==> flow/design.v <==
module CS(clk, reset, X, Y);
	input clk, reset; 
	input [7:0] X;
	output [9:0] Y;
	reg [9:0] X1,X2, X3, X4, X5, X6, X7, X8, X9;
	wire[9:0] avg_w;
	reg [9:0] avg;
	reg [9:0] appr;
	wire[9:0] Y_keep_w;
	reg [9:0] Y;
	reg [12:0] avg_dividend;
	reg [12:0] Y_dividend;
	reg [12:0] total_num;
	reg [9:0] least;
	wire [12:0] avg_dis = 13'd9;
	wire [12:0] Y_dis = 13'd8;
	always @(negedge clk) begin
		if(reset) begin
			X1 <= 0; X2 <= 0; X3 <= 0; X4 <= 0; X5 <= 0; X6 <= 0; X7 <= 0; X8 <= 0; X9 <= 0;
			avg_dividend <= 0;
			total_num <= 0;
		end  
		else begin 
			if (total_num < 9)
				total_num <= total_num + 1;
			X1 <= X2;
			X2 <= X3;
			X3 <= X4;
			X4 <= X5;
			X5 <= X6;
			X6 <= X7;
			X7 <= X8;
			X8 <= X9;
			X9 <= X;
			avg_dividend <= X2+X3+X4+X5+X6+X7+X8+X9+X; 	
		end  
	end  
	calc c1(avg_dividend, avg_dis, avg_w);
	always @(*) begin
		avg = avg_w;
		appr = X1;
		least = 1000;
		if( (avg >= X1) && (avg - X1) < least) begin
			appr = X1;
			least = avg - X1;
		end
		if(avg >= X2 && (avg - X2) < least) begin
			appr = X2;
			least = avg - X2;
		end
		if(avg >= X3 && (avg - X3) < least) begin
			appr = X3;
			least = avg - X3;
		end
		if(avg >= X4 && (avg - X4) < least) begin
			appr = X4;
			least = avg - X4;
		end
		if(avg >= X5 && (avg - X5) < least) begin
			appr = X5;
			least = avg - X5;
		end
		if(avg >= X6 && (avg - X6) < least) begin
			appr = X6;
			least = avg - X6;
		end
		if(avg >= X7 && (avg - X7) < least) begin
			appr = X7;
			least = avg - X7;
		end
		if(avg >= X8 && (avg - X8) < least) begin
			appr = X8;
			least = avg - X8;
		end
		if(avg >= X9 && (avg - X9) < least) begin
			appr = X9;
			least = avg - X9;
		end
		Y_dividend = avg_dividend + avg_dis*appr;
	end  
	calc c2(Y_dividend, Y_dis, Y_keep_w);	
	always @(posedge clk) begin
		if (total_num >= 9)
			Y <= Y_keep_w;
	end 
endmodule
module  calc
    #(parameter width=13)   
	(dividend, divisor, merchant);
	input [width-1:0]       dividend;   
	input [width-1:0]       divisor;   
	output [width-1:0]      merchant;   
	reg [width-1:0]     	temp_dividend;  
	reg [width-1:0]      	temp_divisor;  
	reg [2*width-1:0]    	temp_did;
	reg [2*width-1:0]   	temp_dis;
	reg [width-1:0]      	merchant;   
	reg [width-1:0]      	remainder;   
	integer 		i;
    always @(*) begin
		temp_dividend = dividend;
		temp_divisor = divisor;	
	end
    always @(*) begin
		temp_did = {{width{1'b0}}, temp_dividend};
		temp_dis = {temp_divisor, {width{1'b0}}};
		for(i = 0; i < width; i = i +1) begin
			temp_did = temp_did << 1;
			if(temp_did >= temp_dis) 
				temp_did = temp_did - temp_dis + 1'b1;
			else 
				temp_did = temp_did;
		end  
		merchant = temp_did[width-1:0];
		remainder = temp_did[width*2-1: width];
	end  
endmodule
# ---- Tool chain data of CS
# Tool output for the design above, in the order of the flow.
# Lines are those of the file above, counted from 1.
# Library cell names are shortened.
# A cell with n/a has no value.
dict set report inputs {
  top {CS}
  clk_port {clk}
  lib {sky130hd}
  pvt_corner {tt_025C_1v80}
}

# ---- Word level
# Yosys after proc, flatten, opt, wreduce and memory -nomap, before mapping. Memory bits, and registers merged into a memory's read port (data or address), are not among the register bits. Print and check cells are not counted. Equal cells are merged and count once.
dict set report word_totals {
  input_bits 10
  ff_bits 126
  word_cells 183
  output_inout_bits 10
}
dict set report op_classes {
  mul 1
  reduce_and_logical 9
  n_mux 42
  cmp 46
  n_addsub 71
}
# op count
set ops {}
lappend ops {{26-bit by 17-bit greater-or-equal comparator with 1-bit output (second input constant)} 24}
lappend ops {{25-bit by 1-bit adder with 25-bit output (second input constant)} 24}
lappend ops {{25-bit two-way mux} 24}
lappend ops {{25-bit by 17-bit subtractor with 25-bit output (second input constant)} 22}
lappend ops {{10-bit two-way mux} 18}
lappend ops {{10-bit subtractor} 9}
lappend ops {{10-bit greater-or-equal comparator} 9}
lappend ops {{10-bit < comparator} 8}
lappend ops {{13-bit by 10-bit adder with 13-bit output} 4}
lappend ops {{4-bit by 10-bit multiplier with 13-bit output (first input constant)} 1}
lappend ops {{14-bit by 17-bit subtractor with 18-bit output (second input constant)} 2}
lappend ops {{14-bit by 17-bit greater-or-equal comparator with 1-bit output (second input constant)} 2}
lappend ops {{10-bit by 1-bit adder with 10-bit output (second input constant)} 2}
lappend ops {{10-bit by 1-bit subtractor with 10-bit output (second input constant)} 2}
lappend ops {{12-bit by 10-bit adder with 13-bit output} 1}
lappend ops {{13-bit by 1-bit adder with 13-bit output (second input constant)} 1}
lappend ops {{13-bit adder} 1}
lappend ops {{13-bit by 4-bit greater-or-equal comparator with 1-bit output (second input constant)} 1}
lappend ops {{13-bit by 4-bit < comparator with 1-bit output (second input constant)} 1}
lappend ops {{13-bit by 8-bit adder with 13-bit output} 1}
lappend ops {{11-bit by 10-bit adder with 12-bit output} 1}
lappend ops {{10-bit by 10-bit adder with 11-bit output} 1}
lappend ops {{10-bit < comparator (second input constant)} 1}
lappend ops {{1-bit logical AND} 9}

# ---- Logic depth
# Yosys ltp: most cells in a row. Word level: on the elaborated netlist, between registers, memories and ports. Mapped: between sequential cells and ports; inverters and the memories' decode and read muxes count.
dict set report depth {
  depth_word 108
  abc_area 0
  ltp_mapped 187
  depth_no_buf 171
}

# ---- Synthesis result
# Yosys stat after the flow's synthesis: flattened, memories mapped to cells. It holds for the ABC_AREA given above (unset counts as 0); a run with the other value may have another netlist.
dict set report synth_totals {
  n_buf 48
  ffs 107
  mapped_cells 1987
  mapped_area_mm2 0.0158815
}
# cell_type count area_total_um2
set types {}
lappend types {ha_1 192 2.4E+03}
lappend types {dfxtp_1 97 1.94E+03}
lappend types {fa_1 69 1.38E+03}
lappend types {nor2_1 197 739.459}
lappend types {inv_1 178 668.141}
lappend types {a21oi_1 126 630.605}
lappend types {a21o_1 75 563.04}
lappend types {xnor2_1 61 534.262}
lappend types {mux2i_1 53 530.509}
lappend types {o21ai_0 103 515.494}
lappend types {nand2_1 114 427.91}
lappend types {nor2b_1 66 412.896}
lappend types {xor2_1 41 359.094}
lappend types {edfxtp_1 10 300.288}
lappend types {nand2b_1 36 225.216}
lappend types {o211ai_1 29 217.709}
lappend types {nand4_1 30 187.68}
lappend types {nor3_1 37 185.178}
# Not listed: further types 94, cells in them 473.
# By module: a second synthesis without flattening, with its own total; a netlist apart from the flattened one above.
dict set report hier_totals {
  cells_unflattened 7698
  hier_area_mm2 0.0574501
}
# Rows give one instance, submodules left out.
# mod area_mm2 n_cells n_inst
set modules {}
lappend modules {calc 0.022668 3122 2}
lappend modules {CS 0.0121141 1454 1}

# Settings and measured results of 4 stored flow runs for module CS (sky130hd), not sorted in any way. The constraints put input and output delay at 20% of the set period each and load the outputs with 0.01 pF.
run="run 1" settings CORE_UTILIZATION=40 SETUP_SLACK_MARGIN=5.0 period_ns=68.7 CAP_MARGIN=20 CORE_MARGIN=2 SLEW_MARGIN=20
run="run 1" results synthArea_mm2=0.0158815 die_area_mm2=0.0413126 layout_stdcell_area_mm2=0.0208713 finish.utilization_pct=53.6 final_setup_ws_ps=3031 tns_setup_ps=0 hold_ws_ps=461
run="run 2" settings CAP_MARGIN=0 CELL_PAD_IN_SITES_DETAIL_PLACEMENT=1 CELL_PAD_IN_SITES_GLOBAL_PLACEMENT=2 CORE_ASPECT_RATIO=0.99 CORE_MARGIN=4 CORE_UTILIZATION=37 CTS_CLUSTER_DIAMETER=57 CTS_CLUSTER_SIZE=33 MIN_ROUTING_LAYER="met2" PLACE_DENSITY=0.93 SETUP_SLACK_MARGIN=5.0 period_ns=73.5 SLEW_MARGIN=20
run="run 2" results synthArea_mm2=0.0158815 die_area_mm2=0.0463014 layout_stdcell_area_mm2=0.0208925 finish.utilization_pct=49.3 final_setup_ws_ps=4081 tns_setup_ps=0 hold_ws_ps=459
run="run 3" settings CELL_PAD_IN_SITES_DETAIL_PLACEMENT=2 CELL_PAD_IN_SITES_GLOBAL_PLACEMENT=2 CORE_MARGIN=2 CORE_UTILIZATION=71 CTS_CLUSTER_DIAMETER=127 CTS_CLUSTER_SIZE=43 GPL_ROUTABILITY_DRIVEN=1 GPL_TIMING_DRIVEN=0 MAX_ROUTING_LAYER="met5" MIN_ROUTING_LAYER="met2" PLACE_DENSITY_LB_ADDON=0.21 SETUP_SLACK_MARGIN=5.0 TNS_END_PERCENT=60 period_ns=63.8 CAP_MARGIN=20 SLEW_MARGIN=20
run="run 3" outcome="unfinished; error FLW-0024 in placement"
run="run 4" settings CAP_MARGIN=25 CELL_PAD_IN_SITES_DETAIL_PLACEMENT=1 CELL_PAD_IN_SITES_GLOBAL_PLACEMENT=3 CORE_ASPECT_RATIO=0.99 CORE_MARGIN=4 CORE_UTILIZATION=29 CTS_CLUSTER_DIAMETER=57 CTS_CLUSTER_SIZE=33 MIN_ROUTING_LAYER="met1" PLACE_DENSITY_LB_ADDON=0.05 SETUP_SLACK_MARGIN=5.0 TNS_END_PERCENT=95 period_ns=73.5 SLEW_MARGIN=20
run="run 4" results synthArea_mm2=0.0158815 die_area_mm2=0.0585723 layout_stdcell_area_mm2=0.0214944 finish.utilization_pct=39.6 final_setup_ws_ps=5059 tns_setup_ps=0 hold_ws_ps=453
